==> flow/design.v <==
`timescale 1ns / 1ps
module Baud_Rate_Generator(
    input clk,
    input reset,
    output reg tx_clk,
    output reg rx_clk
    );
    reg [12:0] Counter_tx;
    reg [8:0] Counter_rx;
    always@(posedge clk)
    begin
        if(reset)
        begin
            Counter_tx <= 0;
            tx_clk <= 0;
        end
        else
        begin
            if(Counter_tx == 13'd5208)
            begin
                Counter_tx <= 0;
                tx_clk <= 1;
            end
            else
            begin
                Counter_tx <= Counter_tx + 1;
                tx_clk <= 0;
            end
        end
    end
    always@(posedge clk)
    begin
        if(reset)
        begin
            Counter_rx <= 0;
            rx_clk <= 0;
        end
        else
        begin
            if(Counter_rx == 9'd324)
            begin
                Counter_rx <= 0;
                rx_clk <= 1;
            end
            else
            begin
                Counter_rx <= Counter_rx + 1;
                rx_clk <= 0;
            end
        end
    end
endmodule
`timescale 1ns / 1ps
module synchronizer #(parameter width = 5)(
    input [width-1:0] data_in,
    input clk,
    input ce,
    input reset,
    output reg [width-1:0] data_out
    );
    reg [width-1:0] sync0;
    always@(posedge clk)
    begin
        if(reset)
        begin
            sync0 <= 0;
            data_out <= 0;
        end
        else if(ce)
        begin
            sync0 <= data_in;
            data_out <= sync0;
        end
    end
endmodule
`timescale 1ns / 1ps
module FIFO_wptr #(parameter FIFO_addr = 5)(
    input [FIFO_addr-1:0] rd_ptr_gr_syn,
    input clk,
    input wr_ce,
    input wr_en,
    input wr_reset,
    output wire [FIFO_addr-1:0] wr_ptr_gr,
    output reg [FIFO_addr-1:0] wr_ptr,
    output wire full,
    output reg wr_full
    );
    wire [FIFO_addr-1:0] rd_ptr;
    always@(posedge clk or posedge wr_reset)
    begin
        if(wr_reset)
        begin
            wr_ptr <= 0;
        end
        else if(wr_ce)
        begin
            if(wr_en && !full)
            begin
                wr_ptr <= wr_ptr + 1;
            end
        end
    end
    always@(posedge clk or posedge wr_reset)
    begin
        if(wr_reset)
        begin
            wr_full <= 0;
        end
        else if(wr_ce)
        begin
            wr_full <= full; 
        end
    end
    assign wr_ptr_gr = wr_ptr ^ (wr_ptr >> 1); 
    assign rd_ptr[FIFO_addr-1] = rd_ptr_gr_syn[FIFO_addr-1];
    genvar i;
    generate
        for(i=0;i<FIFO_addr-1;i=i+1)
        begin : g2b
            assign rd_ptr[i] = rd_ptr[i+1] ^ rd_ptr_gr_syn[i];
        end
    endgenerate
    assign full =   (wr_ptr[FIFO_addr-2:0] == rd_ptr[FIFO_addr-2:0]) &&
                    (wr_ptr[FIFO_addr-1]!=rd_ptr[FIFO_addr-1]);
endmodule
`timescale 1ns / 1ps
module FIFO_rptr #(parameter FIFO_addr = 5)(
    input [FIFO_addr-1:0] wr_ptr_gr_syn,
    input clk,
    input rd_ce,
    input rd_en,
    input rd_reset,
    output wire [FIFO_addr-1:0] rd_ptr_gr,
    output reg [FIFO_addr-1:0] rd_ptr,
    output wire rd_empty
    );
    reg empty;
    wire [FIFO_addr-1:0] wr_ptr;
    always@(posedge clk or posedge rd_reset)
    begin
        if(rd_reset)
        begin
            rd_ptr <= 0;
        end
        else if(rd_ce)
        begin
            if(rd_en && !rd_empty)
            begin
                rd_ptr <= rd_ptr + 1;
            end
        end
    end
    always@(posedge clk or posedge rd_reset)
    begin
        if(rd_reset)
        begin
            empty <= 0;
        end
        else if(rd_ce)
        begin
            empty <= rd_empty; 
        end
    end
    assign rd_ptr_gr = rd_ptr ^ (rd_ptr >> 1); 
    assign wr_ptr[FIFO_addr-1] = wr_ptr_gr_syn[FIFO_addr-1];
    genvar i;
    generate
        for(i=0;i<FIFO_addr-1;i=i+1)
        begin : g2b
            assign wr_ptr[i] = wr_ptr[i+1] ^ wr_ptr_gr_syn[i];
        end
    endgenerate
    assign rd_empty = (wr_ptr == rd_ptr) ? 1'b1 : 1'b0;
endmodule
`timescale 1ns / 1ps
module FIFO_mem #(parameter FIFO_Width = 8, parameter FIFO_Depth = 16,
            parameter FIFO_addr = 5)(
    input clk,
    input wr_ce,
    input wr_en,
    input wr_full,
    input wr_reset,
    input [FIFO_Width-1:0] wr_data,
    input [FIFO_addr-1:0] wr_ptr,
    input rd_ce,
    input rd_en,
    input rd_reset,
    input [FIFO_addr-1:0] rd_ptr,
    output reg [FIFO_Width-1:0] rd_data
    );
    wire wr_en_s;
    reg [FIFO_Width-1:0] mem [0:FIFO_Depth-1];
    integer i;
    assign wr_en_s = wr_en & ~wr_full;
    always@(posedge clk or posedge wr_reset)
    begin
        if(wr_reset)
        begin
            for(i=0;i<FIFO_Depth;i=i+1)
            begin
                mem[i] <= 0;
            end
        end
        else if(wr_ce)
        begin
            if(wr_en_s)
            begin
                mem[wr_ptr[FIFO_addr-2:0]] <= wr_data;
            end
        end
    end
    always@(posedge clk or posedge rd_reset)
    begin
        if(rd_reset)
        begin
            rd_data <= 0;
        end
        else if(rd_ce)
        begin
            if(rd_en)
            begin
                rd_data <= mem[rd_ptr[FIFO_addr-2:0]];
            end
        end
    end
endmodule
`timescale 1ns / 1ps
module FIFO #(  parameter FIFO_WIDTH = 8,
                parameter FIFO_DEPTH = 16,
                parameter FIFO_addr = 5)
    (
    input clk,
    input wr_ce,rd_ce,
    input wr_reset,rd_reset,
    input wr_en,rd_en,
    input [FIFO_WIDTH-1 : 0] data_in,
    output wire full,empty,
    output wire [FIFO_WIDTH-1:0] data_out
    );
    wire [FIFO_addr-1:0] wr_ptr_gr,wr_ptr,rd_ptr_gr,rd_ptr,wr_ptr_gr_syn,rd_ptr_gr_syn;
    wire full_now;
    FIFO_wptr F0 (  .rd_ptr_gr_syn(rd_ptr_gr_syn), .clk(clk), .wr_ce(wr_ce),
                    .wr_en(wr_en), .wr_reset(wr_reset),
                    .wr_ptr_gr(wr_ptr_gr), .wr_ptr(wr_ptr),
                    .full(full_now), .wr_full(full));
    synchronizer F1 (.data_in(wr_ptr_gr), .clk(clk), .ce(rd_ce), .reset(rd_reset),
                        .data_out(wr_ptr_gr_syn));
    FIFO_rptr F2 (  .wr_ptr_gr_syn(wr_ptr_gr_syn), .clk(clk), .rd_ce(rd_ce),
                    .rd_en(rd_en), .rd_reset(rd_reset),
                    .rd_ptr_gr(rd_ptr_gr), .rd_ptr(rd_ptr),
                    .rd_empty(empty));
    synchronizer F3 (.data_in(rd_ptr_gr), .clk(clk), .ce(wr_ce), .reset(wr_reset),
                        .data_out(rd_ptr_gr_syn));
    FIFO_mem F4 (   .clk(clk), .wr_ce(wr_ce), .rd_ce(rd_ce),
                    .wr_reset(wr_reset), .rd_reset(rd_reset),
                    .wr_en(wr_en), .rd_en(rd_en), .wr_full(full_now),
                    .wr_ptr(wr_ptr), .rd_ptr(rd_ptr),
                    .wr_data(data_in), .rd_data(data_out));
endmodule
`timescale 1ns / 1ps
module UART_TX #(   parameter Width = 8,
                    parameter Depth = 16,
                    parameter Addr = 5)(
    input clk,
    input tx_ce,
    input reset,
    input tx_start,
    input [7:0] tx_data,
    output tx_busy,
    output reg tx_serial
    );
    localparam  IDLE = 3'b000,
                START = 3'b001,
                DATA = 3'b010,
  				PARITY = 3'b011,
                STOP = 3'b100;
    reg [2:0] state, next_state;
    reg [2:0] count;
    reg [7:0] data_reg;
  	wire parity_bit;
    always@(posedge clk or posedge reset)
    begin
        if(reset)
        begin
            state <= IDLE;
        end
        else if(tx_ce)
        begin
            state <= next_state;
        end
    end
    always@(*)
    begin
        case(state)
            IDLE:   next_state = tx_start ? START : IDLE;
            START:  next_state = DATA;
          	DATA:   next_state = (count == 7) ? PARITY : DATA;
          	PARITY:	next_state = STOP;
            STOP:   next_state = IDLE;
            default:next_state = IDLE;
        endcase
    end
    always@(posedge clk or posedge reset)
    begin
        if(reset)
        begin
            count <= 0;
            data_reg <= 0;
        end
        else if(tx_ce)
        begin
            case(state)
                IDLE:   begin
                            count <= 0;
                            data_reg <= 0;
                        end
                START:  begin
                            count <= 0;
                            data_reg <= tx_data;
                        end
                DATA:   begin
                            count <= count + 1'b1;
                        end
                STOP:   begin
                            count <= 0;
                        end
                default:count <= 0;
            endcase
        end
    end
    always@(posedge clk or posedge reset)
    begin
        if(reset)
        begin
            tx_serial <= 1;
        end
        else if(tx_ce)
        begin
            case(state)
                IDLE:   begin
                            tx_serial <= 1'b1;
                        end
                START:  begin
                            tx_serial <= 1'b0; 
                        end
                DATA:   begin
                            tx_serial <= data_reg[count]; 
                        end
              	PARITY:	begin
                  			tx_serial <= parity_bit; 
                		end
                STOP:   begin
                            tx_serial <= 1'b1; 
                        end
                default:tx_serial <= 1'b1;
            endcase
        end
    end
    assign parity_bit = ^data_reg; 
    assign tx_busy = (state != IDLE);
endmodule
`timescale 1ns / 1ps
module UART_RX #(   parameter Width = 8,
                    parameter Depth = 16,
                    parameter Addr = 5)(
    input clk,
    input rx_ce,
    input reset,
    input rx_serial,
    output rx_busy,
    output [7:0] rx_data,
    output reg rx_done
    );
    localparam  IDLE = 3'b000,
                START = 3'b001,
                DATA = 3'b010,
                HOLD1 = 3'b011,
                HOLD2 = 3'b100,
  				PARITY = 3'b101,
                STOP = 3'b110;
    reg [2:0] state, next_state;
    reg [2:0] count;
    reg [7:0] data_reg;
    reg [7:0] sample_cnt;
  	wire parity_bit;
    always@(posedge clk or posedge reset)
    begin
        if(reset)
        begin
            state <= IDLE;
        end
        else if(rx_ce)
        begin
            state <= next_state;
        end
    end
    always@(*)
    begin
        case(state)
            IDLE:   next_state = rx_serial ? IDLE : START;
            START:  next_state = (sample_cnt == 16) ? DATA : START;
          	DATA:   next_state = ((count == 7) && (sample_cnt == 16)) ? PARITY : DATA;
          	PARITY:	next_state = (sample_cnt == 16) ? ((parity_bit != rx_serial) ? IDLE : STOP) : PARITY;  
            STOP:   next_state = (sample_cnt == 16) ? (rx_serial ? IDLE : STOP) : STOP;
            default:next_state = IDLE;
        endcase
    end
    always@(posedge clk or posedge reset)
    begin
        if(reset)
        begin
            data_reg <= 8'd0;
            rx_done <= 1'b0;
            count <= 0;
        end
        else if(rx_ce)
        begin
            rx_done <= 0;
            if((state == DATA || state == START) && sample_cnt == 16)
            begin
                count <= count + 1;
                data_reg <= {rx_serial,data_reg[7:1]};
            end
            else if((state == STOP) && sample_cnt == 16)
            begin
                if(rx_serial)  
                begin
                    rx_done <= 1'b1;  
                end
                else
                begin
                    rx_done <= 1'b0;
                end
            end
        end
    end
    always@(posedge clk or posedge reset)
    begin
        if(reset)
        begin
            sample_cnt <= 0;
        end
        else if(rx_ce)
        begin
            if(sample_cnt == 16)
            begin
                sample_cnt <= 0;
            end
            else if(state == IDLE)
                sample_cnt <= 0;
            else
            begin
                sample_cnt <= sample_cnt + 1;
            end
        end
    end
    assign parity_bit = ^data_reg; 
    assign rx_busy = (state != IDLE);
	assign rx_data = data_reg;
endmodule
`timescale 1ns / 1ps
module UART_FIFO(
    input clk,
    input reset,
    input [7:0] data_in,
    input data_valid,
    output [7:0] data_out
    );
    wire tx_clk, rx_clk;
    wire tx_fifo_full, tx_fifo_empty;
    wire rx_fifo_full, rx_fifo_empty;
    wire tx_busy,rx_busy; 
    wire rx_done;
    wire [7:0] tx_fifo_data_out;
    wire [7:0] rx_data;
    wire serial_data;
    reg tx_start;
    wire tx_fifo_wr_en;
    reg tx_fifo_rd_en;
    reg rx_fifo_wr_en;
    wire rx_fifo_rd_en;
    assign tx_fifo_wr_en = data_valid;
    assign rx_fifo_rd_en = ~rx_fifo_empty;
    always@(posedge clk or posedge reset)
    begin
        if(reset)
        begin
            tx_start <= 0;
            tx_fifo_rd_en <= 0;
        end
        else if(tx_clk)
        begin
            if((tx_fifo_empty==0)&&(tx_busy==0)&&(tx_start==0))
            begin
                tx_start <= 1'b1;
                tx_fifo_rd_en <= 1'b1;
            end
            else
            begin
                tx_start <= 1'b0;
                tx_fifo_rd_en <= 1'b0;
            end
        end
    end
    always@(posedge clk or posedge reset)
    begin
        if(reset)
        begin
            rx_fifo_wr_en <= 0;
        end
        else if(rx_clk)
        begin
            rx_fifo_wr_en <= ~rx_fifo_full & rx_done;
        end
    end
    Baud_Rate_Generator m0 (.clk(clk), .reset(reset),
                .tx_clk(tx_clk), .rx_clk(rx_clk));
    UART_TX m1 (.clk(clk), .tx_ce(tx_clk), .reset(reset),
                .tx_start(tx_start), .tx_data(tx_fifo_data_out),
                .tx_busy(tx_busy), .tx_serial(serial_data));
    FIFO m2 (.clk(clk), .wr_ce(1'b1), .rd_ce(tx_clk),  
                .wr_reset(reset), .rd_reset(reset),
                .wr_en(tx_fifo_wr_en), .rd_en(tx_fifo_rd_en),
                .data_in(data_in),
                .full(tx_fifo_full), .empty(tx_fifo_empty),
                .data_out(tx_fifo_data_out));
    UART_RX m3 (.clk(clk), .rx_ce(rx_clk), .reset(reset),
                .rx_serial(serial_data),
                .rx_busy(rx_busy), .rx_data(rx_data),
                .rx_done(rx_done));
    FIFO m4 (.clk(clk), .wr_ce(rx_clk), .rd_ce(1'b1),  
                .wr_reset(reset), .rd_reset(reset),
                .wr_en(rx_fifo_wr_en), .rd_en(rx_fifo_rd_en),
                .data_in(rx_data),
                .full(rx_fifo_full), .empty(rx_fifo_empty),
                .data_out(data_out));
endmodule
# [Reports on UART_FIFO]
# Tool output for the design above before and after an edit, in the order of the flow.
# Lines under "before" count in the file above, lines under "after" in the edited file.
# "change": "after" minus "before" as printed here. "change_rel_pct": 100 x difference / "before".
# Library cell names are shortened.
# The mark -- stands for no value.
[design] top="UART_FIFO" clock_port="clk" library="sky130hd" corner="tt_025C_1v80"

# [The edit]
# The edit as a unified diff against the file above.
# A script made this edit. It was not meant as an optimisation and need not keep what the design does.
# begin of diff
@@ -6,5 +6,5 @@
     output reg rx_clk
     );
-    reg [12:0] Counter_tx;
+    reg [18:0] Counter_tx;
     reg [8:0] Counter_rx;
     always@(posedge clk)
# end of diff

# [Word-level counts]
# Yosys after proc, flatten, opt, wreduce and memory -nomap, before mapping. Print and check cells are not counted. Equal cells are merged and count once.
[bits] item="in_bits" before=11 after=11 change=0 change_rel_pct=0.00
[bits] item="reg_bits" before=397 after=403 change=6 change_rel_pct=1.51
[bits] item="wordCells" before=272 after=272 change=0 change_rel_pct=0.00
[bits] item="output_inout_bits" before=8 after=8 change=0 change_rel_pct=0.00
[classes] item="reduce_and_logical" before=65 after=65 change=0 change_rel_pct=0.00
[classes] item="n_eq" before=79 after=79 change=0 change_rel_pct=0.00
[classes] item="n_addsub" before=9 after=9 change=0 change_rel_pct=0.00
[classes] item="muxes" before=26 after=26 change=0 change_rel_pct=0.00
[classes] item="logic" before=30 after=30 change=0 change_rel_pct=0.00
[classes] item="shift" before=1 after=1 change=0 change_rel_pct=0.00
[ops] operator="13-bit by 1-bit adder with 13-bit output with constant B" before=1 after=0 change=-1 change_rel_pct=-100.00
[ops] operator="13-bit == test with constant B" before=1 after=0 change=-1 change_rel_pct=-100.00
[ops] operator="19-bit by 1-bit adder with 19-bit output with constant B" before=0 after=1 change=1
[ops] operator="19-bit by 13-bit == test with 1-bit output with constant B" before=0 after=1 change=1
# Operator kinds equal on both sides are left out: 41.

# [Longest topological paths]
# Yosys ltp: most cells in a row. Word level: on the elaborated netlist, between registers, memories and ports. Mapped: between sequential cells and ports; inverters and the memories' decode and read muxes count.
[logic_depth] item="ltp_word" before=10 after=10 change=0 change_rel_pct=0.00
[logic_depth] item="abc_area" before="1" after="1"
[logic_depth] item="ltp_mapped" before=13 after=13 change=0 change_rel_pct=0.00
[logic_depth] item="ltp_nobuf" before=12 after=12 change=0 change_rel_pct=0.00

# [After synthesis]
# The flow's flattened synthesis, as Yosys stat reports it; memories are mapped. The netlist is that of the ABC_AREA named above (0 if unset); the other value can give another one.
[mapped] item="sequential_area_um2" before=9666.8 after=9786.9 change=120.1 change_rel_pct=1.24
[mapped] item="ff_cells" before=399 after=405 change=6 change_rel_pct=1.50
[mapped] item="yosys_area_um2" before=19673.9 after=20611.0 change=937.1 change_rel_pct=4.76
[mapped] item="buf_cells" before=100 after=131 change=31 change_rel_pct=31.00
[mapped] item="cells" before=2473 after=2616 change=143 change_rel_pct=5.78
[types] cell_type="nand4_1" before=184 after=301 change=117 change_rel_pct=63.59
[types] cell_type="nand2_1" before=1094 after=1007 change=-87 change_rel_pct=-7.95
[types] cell_type="nor2_1" before=94 after=116 change=22 change_rel_pct=23.40
[types] cell_type="nand3_2" before=2 after=23 change=21 change_rel_pct=1050.00
[types] cell_type="buf_6" before=12 after=30 change=18 change_rel_pct=150.00
[types] cell_type="nand3_1" before=117 after=134 change=17 change_rel_pct=14.53
[types] cell_type="clkinv_1" before=19 after=34 change=15 change_rel_pct=78.95
[types] cell_type="buf_2" before=6 after=21 change=15 change_rel_pct=250.00
[types] cell_type="o21ai_0" before=60 after=72 change=12 change_rel_pct=20.00
[types] cell_type="a21oi_1" before=28 after=38 change=10 change_rel_pct=35.71
[types] cell_type="nor2_8" before=10 after=0 change=-10 change_rel_pct=-100.00
[types] cell_type="nor4_1" before=12 after=3 change=-9 change_rel_pct=-75.00
[types] cell_type="mux2_2" before=9 after=0 change=-9 change_rel_pct=-100.00
[types] cell_type="or2_2" before=5 after=14 change=9 change_rel_pct=180.00
[types] cell_type="a211oi_1" before=2 after=10 change=8 change_rel_pct=400.00
[types] cell_type="clkbuf_1" before=70 after=77 change=7 change_rel_pct=10.00
[types] cell_type="xnor2_1" before=25 after=18 change=-7 change_rel_pct=-28.00
[types] cell_type="o2111ai_1" before=15 after=8 change=-7 change_rel_pct=-46.67
# Cell types equal on both sides are left out: 5.
# Not every row of either side is listed.

# [Worst setup path after synthesis]
# OpenSTA on the mapped netlist: ideal clock, no wires. The path of least setup slack (recovery checks aside). Input and output delay are each 20% of the period. Register names are those of the netlist, which keeps one name where synthesis merged equal registers.
[synth_timing] item="path_type" before="in2reg" after="in2reg"
[synth_timing] item="startpoint" before="input reset" after="input reset"
[synth_timing] item="endpoint" before="register m2.F1.data_out[0]" after="register m2.F1.data_out[4]"
[synth_timing] item="slack_ns" before=4.870 after=4.781 change=-0.089
[synth_timing] item="path_stages" before=4 after=4 change=0 change_rel_pct=0.00
[synth_timing] item="t_arrival_ns" before=15.025 after=15.108 change=0.083 change_rel_pct=0.55
[synth_timing] item="path_buffers" before=1 after=1 change=0 change_rel_pct=0.00
[synth_timing] item="launch_ns" before=4.000 after=4.000 change=0.000 change_rel_pct=0.00
[synth_timing] item="input_delay_ns" before=4.000 after=4.000 change=0.000 change_rel_pct=0.00
[synth_timing] item="setup_time_ns" before=0.105 after=0.111 change=0.006
[synth_timing] item="required_ns" before=19.895 after=19.889 change=-0.006 change_rel_pct=-0.03
[synth_timing] item="clock_period_ns" before=20.0 after=20.0 change=0.0 change_rel_pct=0.00
[synth_timing] item="path_delay_ns" before=11.130 after=11.219 change=0.089 change_rel_pct=0.80
[synth_timing] item="period_less_setup_slack_ns" before=15.13 after=15.219 change=0.089 change_rel_pct=0.59
# "path_delay_ns" = arrival - input delay + setup time.
# "path_stages" counts driving pins, that of a launching flip-flop among them; a cell with two outputs on the path counts twice.
# "period_less_setup_slack_ns" is the clock period less the worst setup slack; recovery checks do not enter. This is arithmetic on one report: input and output delays are still those of the set period (20% each).
[synth_via_before] cell_sequence="inv_1 clkbuf_1 o21ai_0 nor2_1"
[synth_rtl_before] item="start, declared" line=464 text="input reset,"
[synth_rtl_before] item="end, assigned" line=67 text="data_out <= 0;"
[synth_rtl_before] item="end, assigned" line=72 text="data_out <= sync0;"
[synth_rtl_before] item="end, declared" line=59 text="output reg [width-1:0] data_out"
# before: Chain of elaborated cells between the ends: none given.
[synth_via_after] cell_sequence="inv_1 clkbuf_1 o21ai_0 a21oi_1"
[synth_rtl_after] item="start, declared" line=464 text="input reset,"
[synth_rtl_after] item="end, assigned" line=67 text="data_out <= 0;"
[synth_rtl_after] item="end, assigned" line=72 text="data_out <= sync0;"
[synth_rtl_after] item="end, declared" line=59 text="output reg [width-1:0] data_out"
# after: Chain of elaborated cells between the ends: none given.

# [Timing after layout]
# Path of least setup slack in the final report of each run of pair A (OpenROAD, finished layout, wires in). Where an end is a register, its clock arrival counts in the times.
[layout_timing] item="path_type" before="in2reg" after="in2reg"
[layout_timing] item="startpoint" before="input reset" after="input reset"
[layout_timing] item="endpoint" before="register m2.F1.data_out[1]" after="register m2.F1.sync0[4]"
[layout_timing] item="path_stages" before=7 after=7 change=0 change_rel_pct=0.00
[layout_timing] item="slack_ns" before=7.00 after=6.91 change=-0.09
[layout_timing] item="required_ns" before=11.30 after=11.29 change=-0.01 change_rel_pct=-0.09
[layout_timing] item="t_arrival_ns" before=4.31 after=4.38 change=0.07 change_rel_pct=1.62
[layout_timing] item="launch_ns" before=2.16 after=2.16 change=0.00 change_rel_pct=0.00
[layout_timing] item="clock_period_ns" before=10.8 after=10.8 change=0.0 change_rel_pct=0.00
[layout_timing] item="path_buffers" before=4 after=4 change=0 change_rel_pct=0.00
[layout_timing] item="setup_time_ns" before=0.07 after=0.07 change=0.00
[layout_timing] item="input_delay_ns" before=2.16 after=2.16 change=0.00 change_rel_pct=0.00
[layout_via_before] cell_sequence="clkdlybuf4s50_1 buf_6 inv_8 buf_16 buf_4 o21ai_0 a21oi_1"
[layout_rtl_before] item="start, declared" line=464 text="input reset,"
[layout_rtl_before] item="end, assigned" line=67 text="data_out <= 0;"
[layout_rtl_before] item="end, assigned" line=72 text="data_out <= sync0;"
[layout_rtl_before] item="end, declared" line=59 text="output reg [width-1:0] data_out"
# before: Chain of elaborated cells between the ends: none given.
[layout_via_after] cell_sequence="clkdlybuf4s50_1 buf_4 inv_8 buf_16 buf_4 o21ai_0 a21oi_1"
[layout_rtl_after] item="start, declared" line=464 text="input reset,"
[layout_rtl_after] item="end, assigned" line=66 text="sync0 <= 0;"
[layout_rtl_after] item="end, assigned" line=71 text="sync0 <= data_in;"
[layout_rtl_after] item="end, declared" line=61 text="reg [width-1:0] sync0;"
# after: Chain of elaborated cells between the ends: none given.

# [Measured runs]
# Runs of the flow (Yosys, OpenROAD) on both versions; the two runs of a pair have the same settings. The constraints put input and output delay at 20% of the set period each and load the outputs with 0.01 pF.
[settings_pair_A] ABC_AREA=1 CAP_MARGIN=40 CELL_PAD_IN_SITES_GLOBAL_PLACEMENT=1 CORE_UTILIZATION=47 GPL_ROUTABILITY_DRIVEN=1 HOLD_SLACK_MARGIN=0.26 PLACE_DENSITY_LB_ADDON=0.26 SETUP_SLACK_MARGIN=-0.05 period_ns=10.8 CORE_MARGIN=2 SLEW_MARGIN=20
[measured_pair_A] item="post_synth_area_um2" before=19673.9 after=20611.0 change=937.1 change_rel_pct=4.76
[measured_pair_A] item="final_setup_tns_ns" before=0.000 after=0.000 change=0.000
[measured_pair_A] item="final_setup_ws_ns" before=6.995 after=6.910 change=-0.085
[measured_pair_A] item="die_um2" before=43511.9 after=45543.8 change=2031.9 change_rel_pct=4.67
[measured_pair_A] item="utilization_frac" before=0.534 after=0.527 change=-0.007
[measured_pair_A] item="final_power_mw" before=4.057 after=4.152 change=0.095 change_rel_pct=2.34
[measured_pair_A] item="final_hold_ws_ns" before=0.408 after=0.403 change=-0.005
# "final_power_mw": no workload was simulated; the value follows from the tool's default switching activity.
